==> flow/design.v <==
`timescale 1ns / 1ps
module clockDivider(input clk, rst, output reg clk_out, output tick);
reg [31:0] count; 
parameter n = 20;
always @ (posedge(clk), posedge(rst)) begin 
if (rst == 1'b1)
count <= 32'b0;
else if (count == n-1)
count <= 32'b0;
else
count <= count + 1;
end
always @ (posedge(clk), posedge(rst)) begin
if (rst == 1'b1)
clk_out <= 1'b0;
else if (count == n-1)
  clk_out <= ~clk_out;
else
 clk_out <= clk_out;
end
assign tick = (count == n-1) & ~clk_out;
endmodule
`timescale 1ns / 1ps
module refreshCounter(
input clk,
input rst,
input en,
output reg[1:0] refreshcounter
    );
    always@(posedge clk, posedge rst)
    if (rst)
    refreshcounter <= 2'd0;
    else if (en)
    refreshcounter <= refreshcounter +1; 
endmodule
`timescale 1ns / 1ps
module anodeControl(
input [1:0] refreshcounter,
output reg [3:0] anode
    );
    always @(refreshcounter)
    begin 
    case(refreshcounter)
    2'b00:
      anode= 4'b1110;
    2'b01:
      anode= 4'b1101;
    2'b10:
      anode= 4'b1011;
    2'b11:
      anode= 4'b0111;
      endcase
      end
endmodule
`timescale 1ns / 1ps
module increment(
input clk,
input rst,
input en,
input button,
output reg [3:0]in 
    );
        reg push_f;
       reg push_sync;
       reg push_sync_f;
       wire push_edge;
       always@(posedge clk, posedge rst) begin
       if (rst) begin
           push_f <= 1'b0;
           push_sync <= 1'b0;
       end else if (en) begin
           push_f <= button;
           push_sync <= push_f;    
       end
       end
       always @(posedge clk, posedge rst) begin
       if (rst) begin
           push_sync_f <= 1'b0;
       end else if (en) begin
           push_sync_f <= push_sync;
           end
       end
       assign push_edge = push_sync & ~push_sync_f;
       always @(posedge clk, posedge rst)
       begin
       if(rst)begin
       in<=0;
       end
       else if (en && push_edge)
       begin
          if (in!=9)
          in<=in+1;
          else
          in<=0;
          end
      end
endmodule
module operations(
input clk,
input en,
input [4:0] operation,
input reset,
input [3:0] dig1, dig2, dig3, dig4,
output reg [13:0] result,
output reg  negative_sign,
output reg dot
    );
    reg [7:0] num1, num2;
    always @(posedge clk) begin
      if (en) begin
        if (reset == 1) begin
            num1 <= 0;
            num2 <= 0;
        end
        else begin
            num1 <= (dig1 * 10) + dig2;
            num2 <= (dig3 * 10) + dig4;
        end
      end
    end
    always @(posedge (clk))
     begin
      if (en) begin
        if (reset == 1) begin
            result <= 16'b0;
             negative_sign <= 0;
             dot<=0;
        end
        else if (operation[0] == 1) begin     
            result <= num1 + num2;
             negative_sign <= 0;
             dot<=1;
        end
        else if (operation[1] == 1) begin     
          if (num1==num2) begin
                      result <= 0;
                      negative_sign <= 0;
                      dot<=1;
                  end
            if (num1>num2) begin
                result <= num1 - num2;
                negative_sign <= 0;
                dot<=1;
            end
            if (num2>num1) begin
                result <= num2 - num1;
                negative_sign <=  1;
                dot<=1;
            end
        end
        else if (operation[2] == 1) begin     
            result <= num1 * num2;
             negative_sign <= 0;
             dot<=1;
        end
        else if (operation[3] == 1) begin     
            result <= (num2 == 0) ? 14'd0 : num1 / num2;
             negative_sign <= 0;
            dot<=1;
        end
         else if (operation[4] == 1) begin     
                   result<= (num1 *100) + num2;
                    negative_sign <= 0;
                   dot<=0;
               end
        else
        begin
        result<= (num1 *100) + num2;
        negative_sign <= 0;
        dot<=0;
        end
      end
   end
endmodule
`timescale 1ns / 1ps
module seperate_results(input clk,
input en,
input [13:0] result,
output reg [3:0] final1, final2, final3, final4
    );
    always @(posedge clk) begin
        if (en) begin
        final1<= (result)%10;
        final2<= (result/10)%10;
        final3<= (result/100)%10;
        final4<= (result/1000)%10;
        end
    end
endmodule
module seven_seg(
input clk,
input rst,
input en,
input [3:0] in,
input dot,
output reg [7:0] out
    );
    always @(posedge(clk)) begin
                  if (en) begin
                    case(in)
                        4'b0000:             
                        out[6:0] <= 7'b0000001;    
                        4'b0001:             
                         out[6:0] <= 7'b1001111;
                        4'b0010:             
                         out[6:0] <= 7'b0010010; 
                        4'b0011:             
                         out[6:0] <= 7'b0000110;
                        4'b0100:             
                         out[6:0] <= 7'b1001100;
                        4'b0101:             
                         out[6:0] <= 7'b0100100;
                        4'b0110:             
                         out[6:0] <= 7'b0100000;
                        4'b0111:             
                         out[6:0] <= 7'b0001111;
                        4'b1000:             
                         out[6:0] <= 7'b0000000;
                        4'b1001:             
                         out[6:0] <= 7'b0000100;
                        4'b1010: 
                         out[6:0] <= 7'b1111110;                        
                        default:
                         out[6:0] <= out[6:0];
                    endcase 
                    out[7] <= dot;
                  end
    end
endmodule
`timescale 1ns / 1ps
module BCDcontrol(
input [7:0] digit1,
input [7:0] digit2,
input [7:0] digit3,
input [7:0] digit4,
input [1:0] refreshcounter,
output reg [7:0] outDigit
    );
    always @(*)
        begin 
        case(refreshcounter)
        2'd0:
          outDigit= digit1;
        2'd1:
          outDigit= digit2;
        2'd2:
          outDigit= digit3;
        2'd3:
          outDigit= digit4;
          endcase
          end
endmodule
module topmodule( input clk,
input rst,
output [3:0] anode,
output [7:0] cathode,
input B1, B2, B3, B4,
input [4:0] operation);
wire refreshclock;
wire refreshtick;
wire [1:0] refreshcounter;
wire [3:0] digit1;
wire [3:0] digit2;
wire [3:0] digit3;
wire [3:0] digit4;
wire [7:0] digit1disp;
wire [7:0] digit2disp;
wire [7:0] digit3disp;
wire [7:0] digit4disp;
wire dot;
wire [3:0] final1, final2, final3, final4; 
wire [13:0] result;     
wire negative_sign;                
clockDivider refreshclockGenerator( .clk(clk),.clk_out(refreshclock),.tick(refreshtick),.rst(rst));
refreshCounter counter(.clk(clk),.rst(rst),.en(refreshtick),.refreshcounter(refreshcounter));
anodeControl anodeControl(.refreshcounter(refreshcounter),.anode(anode));
increment case1(.clk(clk), .en(refreshtick), .rst(rst),.button(B1),.in(digit1));
increment case2(.clk(clk), .en(refreshtick), .rst(rst),.button(B2),.in(digit2));
increment case3(.clk(clk), .en(refreshtick), .rst(rst),.button(B3),.in(digit3));
increment case4(.clk(clk), .en(refreshtick), .rst(rst),.button(B4),.in(digit4));
operations operate(.clk(clk), .en(refreshtick),.operation(operation), .reset(rst), .dig1(digit1), .dig2(digit2), .dig3(digit3),.dig4(digit4), .result(result), .negative_sign(negative_sign),.dot(dot));
seperate_results seperate(.clk(clk), .en(refreshtick), .result(result), .final1(final1), .final2(final2), .final3(final3), .final4(final4));
seven_seg display1(.clk(clk), .en(refreshtick),.in(final1),.dot(1'b1),.rst(rst),.out(digit1disp));
seven_seg display2(.clk(clk), .en(refreshtick),.in(final2),.dot(1'b1),.rst(rst),.out(digit2disp));
seven_seg display3(.clk(clk), .en(refreshtick),.in(final3),.dot(dot),.rst(rst),.out(digit3disp));
seven_seg display4(.clk(clk), .en(refreshtick),.in((negative_sign) ? 4'b1010 : final4),.dot(1'b1),.rst(rst),.out(digit4disp)); 
BCDcontrol control(.digit1(digit1disp), .digit2(digit2disp),.digit3(digit3disp), .digit4(digit4disp),.refreshcounter(refreshcounter),.outDigit(cathode));
endmodule
# [From RTL to reports: topmodule]
# Tool output for the design above, in the order of the flow.
# Lines are those of the file above, counted from 1.
# Operators: Yosys type, input widths -> output width; for muxes data width and select width s.
# Library cell names are shortened.
# A cell with - has no value.
[setup] design="topmodule" clock="clk" library="sky130hd" lib_corner="tt_025C_1v80"

# [After elaboration]
# Yosys after proc, flatten, opt, wreduce and memory -nomap, before mapping. Memory bits, and registers merged into a memory's read port (data or address), are not among the register bits. Print and check cells are not counted. Equal cells are merged and count once.
[bits] reg_bits=140 input_bits=11 output_inout_bits=12 word_cells=170
[classes] n_addsub=12 n_mul=4 div_mod_pow=8 compare=2 equal=50 n_mux=30 logic=11 reduce_logical=20
[ops] operator="$mod 32x4->32 const B" n=3
[ops] operator="$div 14x10->32 const B" n=1
[ops] operator="$pmux 7 s11" n=4
[ops] operator="$div 14x7->32 const B" n=1
[ops] operator="$div 14x4->32 const B" n=1
[ops] operator="$mod 14x4->32 const B" n=1
[ops] operator="$div 8x8->14" n=1
[ops] operator="$mul 8x8->14" n=1
[ops] operator="$mux 14" n=8
[ops] operator="$eq 4x3->1 const B" n=16
[ops] operator="$mul 8x5->12 const B" n=1
[ops] operator="$eq 4x4->1 const B" n=12
[ops] operator="$reduce_bool 11->1" n=4
[ops] operator="$mul 4x3->7 const B" n=2
[ops] operator="$add 32x1->32 const B" n=1
[ops] operator="$eq 32x5->1 const B" n=1
[ops] operator="$eq 4x2->1 const B" n=8
[ops] operator="$pmux 8 s4" n=1
[ops] operator="$mux 32" n=1
[ops] operator="$mux 4" n=5
[ops] operator="$sub 8x8->9" n=2
[ops] operator="$add 4x1->4 const B" n=4
[ops] operator="$eq 4x1->1 const B" n=4
[ops] operator="$ne 4x4->1 const B" n=4
[ops] operator="$logic_not 4->1" n=4
[ops] operator="$add 8x4->8" n=2
[ops] operator="$gt 8x8->1" n=2
[ops] operator="$pmux 4 s4" n=1
# Other operator kinds: 15; their cells: 41.

# [Longest topological paths]
# Yosys ltp: most cells in a row. Word level: on the elaborated netlist, between registers, memories and ports. Mapped: between sequential cells and ports; inverters and the memories' decode and read muxes count.
[logic_depth] word_depth=6 ABC_AREA=0 ltp_mapped=143 ltp_nobuf=137

# [Synthesis result]
# Source: synth_stat.txt of the flow (Yosys; design flattened, memories mapped). It holds for the ABC_AREA given above (unset counts as 0); a run with the other value may have another netlist.
[mapped] cell_count=2530 synth_area_um2=20385.8 sequential_area_um2=3888.7 flip_flops=140 buf_cells=120
[by_type] cell="ha_1" n=212 type_area_um2=2.65E+03
[by_type] cell="edfxtp_1" n=77 type_area_um2=2.31E+03
[by_type] cell="dfrtp_1" n=63 type_area_um2=1.58E+03
[by_type] cell="xnor2_1" n=125 type_area_um2=1094.8
[by_type] cell="fa_1" n=46 type_area_um2=920.883
[by_type] cell="nor2_1" n=239 type_area_um2=897.11
[by_type] cell="a21oi_1" n=147 type_area_um2=735.706
[by_type] cell="nand2_1" n=190 type_area_um2=713.184
[by_type] cell="o21ai_0" n=129 type_area_um2=645.619
[by_type] cell="nor3_1" n=120 type_area_um2=600.576
[by_type] cell="inv_1" n=153 type_area_um2=574.301
[by_type] cell="o21a_1" n=74 type_area_um2=555.533
[by_type] cell="mux2_2" n=49 type_area_um2=551.779
[by_type] cell="xor2_1" n=38 type_area_um2=332.819
[by_type] cell="a21o_1" n=42 type_area_um2=315.302
[by_type] cell="mux2i_1" n=31 type_area_um2=310.298
[by_type] cell="clkbuf_1" n=81 type_area_um2=304.042
[by_type] cell="nand3_1" n=60 type_area_um2=300.288
# Not listed: further types 91, cells in them 654.
# The figures by module come from a second, unflattened synthesis with its own total; it is not the netlist above.
[unflattened] cells_unflattened=2640 hier_area_um2=21539.4
# Each row is one instance without its submodules.
[modules] module="operations" n_inst=1 cells=1285 mod_area_um2=10239.8 mod_seq_area_um2=960.9
[modules] module="seperate_results" n_inst=1 cells=965 mod_area_um2=6548.8 mod_seq_area_um2=480.5
[modules] module="seven_seg" n_inst=4 cells=31 mod_area_um2=409.1 mod_seq_area_um2=240.2
[modules] module="clockDivider" n_inst=1 cells=133 mod_area_um2=1570.3 mod_seq_area_um2=825.8
[modules] module="increment" n_inst=4 cells=27 mod_area_um2=305.3 mod_seq_area_um2=175.2
[modules] module="BCDcontrol" n_inst=1 cells=10 mod_area_um2=196.4 mod_seq_area_um2=0.0
[modules] module="refreshCounter" n_inst=1 cells=6 mod_area_um2=75.1 mod_seq_area_um2=50.0
[modules] module="topmodule" n_inst=1 cells=5 mod_area_um2=28.8 mod_seq_area_um2=0.0
[modules] module="anodeControl" n_inst=1 cells=4 mod_area_um2=22.5 mod_seq_area_um2=0.0

# [Worst setup path after synthesis]
# Source: OpenSTA report_checks on the synthesized netlist (no wires, ideal clock, input and output delay 20% of the period each), path of least setup slack; recovery checks are left aside. Register names are those of the netlist, which keeps one name where synthesis merged equal registers.
[synth_path] path_type="register to register" from="register operate.num2[6]" to="register operate.result[0]" clock_period_ns=32.0 setup_ns=0.269 t_first_pin_ns=0.000 arrival_ns=26.121 t_required_ns=31.731 path_slack_ns=5.611 path_delay_ns=26.390 path_stages=135 n_path_buf=6 period_less_setup_slack_ns=26.389
# "path_delay_ns" is the arrival time less input delay plus setup time.
# "path_stages": output pins that drive a net of the path, with the launching flip-flop's if there is one; two outputs of one cell count as two.
# "period_less_setup_slack_ns" = period - worst setup slack (recovery checks aside). The figure is calculated, with input and output delays left at 20% of the set period.
# Between the ends stands the longest chain of elaborated cells between them, by number of cells; it is not shown to be the way that was timed. Of several equally long chains one is given.
# A line is the first line of the expression or statement that the cell stems from. Yosys adds cells for indexed reads and writes and turns some case tables into memories.
# A register here has more assigning lines than the two given.
# Ways into the end's enable are left out, as the timed path ends at the data pin.
[synth_between] path_cell_list="edfxtp_1 clkbuf_1 or4_1 nor4_1 nand3_1 inv_1 ha_1 o21ai_0 a2111oi_0 a41oi_1 inv_1 ha_1 o21a_1 o21a_1 o211ai_1 mux2i_1 ha_1 o21a_1 [99 not listed] inv_1 nand3_1 nor4_1 clkbuf_1 mux2_2 ha_1 a21boi_0 o21ai_0 nand2b_1 a21oi_1 nor2b_1 o21ai_0 nand2b_1 a2111oi_0 and4b_1 o22ai_1 mux2i_1 o31ai_1" elab_chain_len=6 cells_between=13 lines_between=8 classes_between="div (1); compare (2); eq/ne (1); mux (8); reduce/logical (1)"
[synth_lines] element="start: declaration" line_no=108 source="reg [7:0] num1, num2;"
[synth_lines] element="start: assignment" line_no=113 source="num2 <= 0;"
[synth_lines] element="start: assignment" line_no=117 source="num2 <= (dig3 * 10) + dig4;"
[synth_lines] element="$div 8x8->14" line_no=157 source="result <= (num2 == 0) ? 14'd0 : num1 / num2;"
[synth_lines] element="$mux 14" line_no=157
[synth_lines] element="$mux 14" line_no=156 source="else if (operation[3] == 1) begin"
[synth_lines] element="$mux 14" line_no=151 source="else if (operation[2] == 1) begin"
[synth_lines] element="$mux 14" line_no=134 source="else if (operation[1] == 1) begin"
[synth_lines] element="$mux 14" line_no=129 source="else if (operation[0] == 1) begin"
[synth_lines] element="end: assignment" line_no=130 source="result <= num1 + num2;"
[synth_lines] element="end: assignment" line_no=141 source="result <= num1 - num2;"
[synth_lines] element="end: declaration" line_no=104 source="output reg [13:0] result,"

# [Timing after layout]
# Path of least setup slack in the final report of job 1 (OpenROAD, finished layout, wires in). Where an end is a register, its clock arrival counts in the times.
[layout_path] path_type="register to register" from="register operate.num1[6]" to="register operate.result[0]" clock_period_ns=23.5 setup_ns=0.26 t_first_pin_ns=0.45 arrival_ns=25.83 t_required_ns=23.69 path_slack_ns=-2.14 path_stages=139 n_path_buf=9
# Between the ends stands the longest chain of elaborated cells between them, by number of cells; it is not shown to be the way that was timed. Of several equally long chains one is given.
# A register here has more assigning lines than the two given.
# Ways into the end's enable are left out, as the timed path ends at the data pin.
[layout_between] path_cell_list="edfxtp_1 inv_2 buf_6 ha_4 nand4_1 nor4b_4 nand2_2 inv_2 ha_4 or4_1 o2111a_1 ha_1 o21a_1 o211ai_1 mux2i_1 ha_1 o21a_1 o21a_1 [103 not listed] inv_2 nand3_4 nor4_4 buf_6 mux2_2 ha_1 a21boi_0 o21ai_1 nand2b_1 a21oi_2 nor2b_1 o21ai_1 nand2b_1 a2111oi_4 and4b_2 o22ai_2 mux2i_2 o31ai_1" elab_chain_len=6 cells_between=12 lines_between=8 classes_between="div (1); compare (2); eq/ne (1); mux (8)"
[layout_lines] element="start: declaration" line_no=108 source="reg [7:0] num1, num2;"
[layout_lines] element="start: assignment" line_no=112 source="num1 <= 0;"
[layout_lines] element="start: assignment" line_no=116 source="num1 <= (dig1 * 10) + dig2;"
[layout_lines] element="$div 8x8->14" line_no=157 source="result <= (num2 == 0) ? 14'd0 : num1 / num2;"
[layout_lines] element="$mux 14" line_no=157
[layout_lines] element="$mux 14" line_no=156 source="else if (operation[3] == 1) begin"
[layout_lines] element="$mux 14" line_no=151 source="else if (operation[2] == 1) begin"
[layout_lines] element="$mux 14" line_no=134 source="else if (operation[1] == 1) begin"
[layout_lines] element="$mux 14" line_no=129 source="else if (operation[0] == 1) begin"
[layout_lines] element="end: assignment" line_no=130 source="result <= num1 + num2;"
[layout_lines] element="end: assignment" line_no=141 source="result <= num1 - num2;"
[layout_lines] element="end: declaration" line_no=104 source="output reg [13:0] result,"

# 3 stored runs of topmodule in the flow (synthesis by Yosys, layout by OpenROAD, sky130hd cells), in arbitrary order. Constraints: input delay and output delay 20% of the set period each, output load 0.01 pF.
# "clock_period_reached_ns" = clock period - worst setup slack. The figure is calculated, with input and output delays left at 20% of the set period.
# "power_mw": no workload was simulated; the value follows from the tool's default switching activity.
run="job 1" settings CELL_PAD_IN_SITES_DETAIL_PLACEMENT=2 CELL_PAD_IN_SITES_GLOBAL_PLACEMENT=3 CORE_ASPECT_RATIO=0.67 CORE_UTILIZATION=18 MAX_ROUTING_LAYER="met5" MIN_ROUTING_LAYER="met2" PLACE_DENSITY=0.42 SETUP_SLACK_MARGIN=5.0 SLEW_MARGIN=30 period_ns=23.5 CAP_MARGIN=20 CORE_MARGIN=2
run="job 1" results synthesis_area_um2=20385.8 die_um2=116017.0 finish.stdcell_area_um2=25848.5 fin_ws_ns=-2.142 setup_tns_ns=-2.625 timing.hold.ws_ns=0.454 power_mw=0.5440 clock_period_reached_ns=25.642
run="job 2" settings CELL_PAD_IN_SITES_DETAIL_PLACEMENT=2 CELL_PAD_IN_SITES_GLOBAL_PLACEMENT=3 CORE_ASPECT_RATIO=1.24 CORE_UTILIZATION=18 CTS_CLUSTER_DIAMETER=129 CTS_CLUSTER_SIZE=95 HOLD_SLACK_MARGIN=-0.08 MAX_ROUTING_LAYER="met5" MIN_ROUTING_LAYER="met1" PLACE_DENSITY_LB_ADDON=0.18 SETUP_SLACK_MARGIN=2.04 SLEW_MARGIN=25 period_ns=27.1 CAP_MARGIN=20 CORE_MARGIN=2
run="job 2" results synthesis_area_um2=20385.8 die_um2=115977.0 finish.stdcell_area_um2=24820.1 fin_ws_ns=1.573 setup_tns_ns=0.000 timing.hold.ws_ns=0.425 power_mw=0.4628 clock_period_reached_ns=25.527
run="job 3" settings ABC_AREA=1 CORE_MARGIN=8 CORE_UTILIZATION=70 CTS_CLUSTER_SIZE=84 MAX_ROUTING_LAYER="met4" PLACE_DENSITY_LB_ADDON=0.12 SLEW_MARGIN=40 TNS_END_PERCENT=70 period_ns=42.1 CAP_MARGIN=20
run="job 3" results synthesis_area_um2=20158.1 die_um2=34482.6 finish.stdcell_area_um2=21284.2 fin_ws_ns=14.490 setup_tns_ns=0.000 timing.hold.ws_ns=0.426 power_mw=0.2990 clock_period_reached_ns=27.610
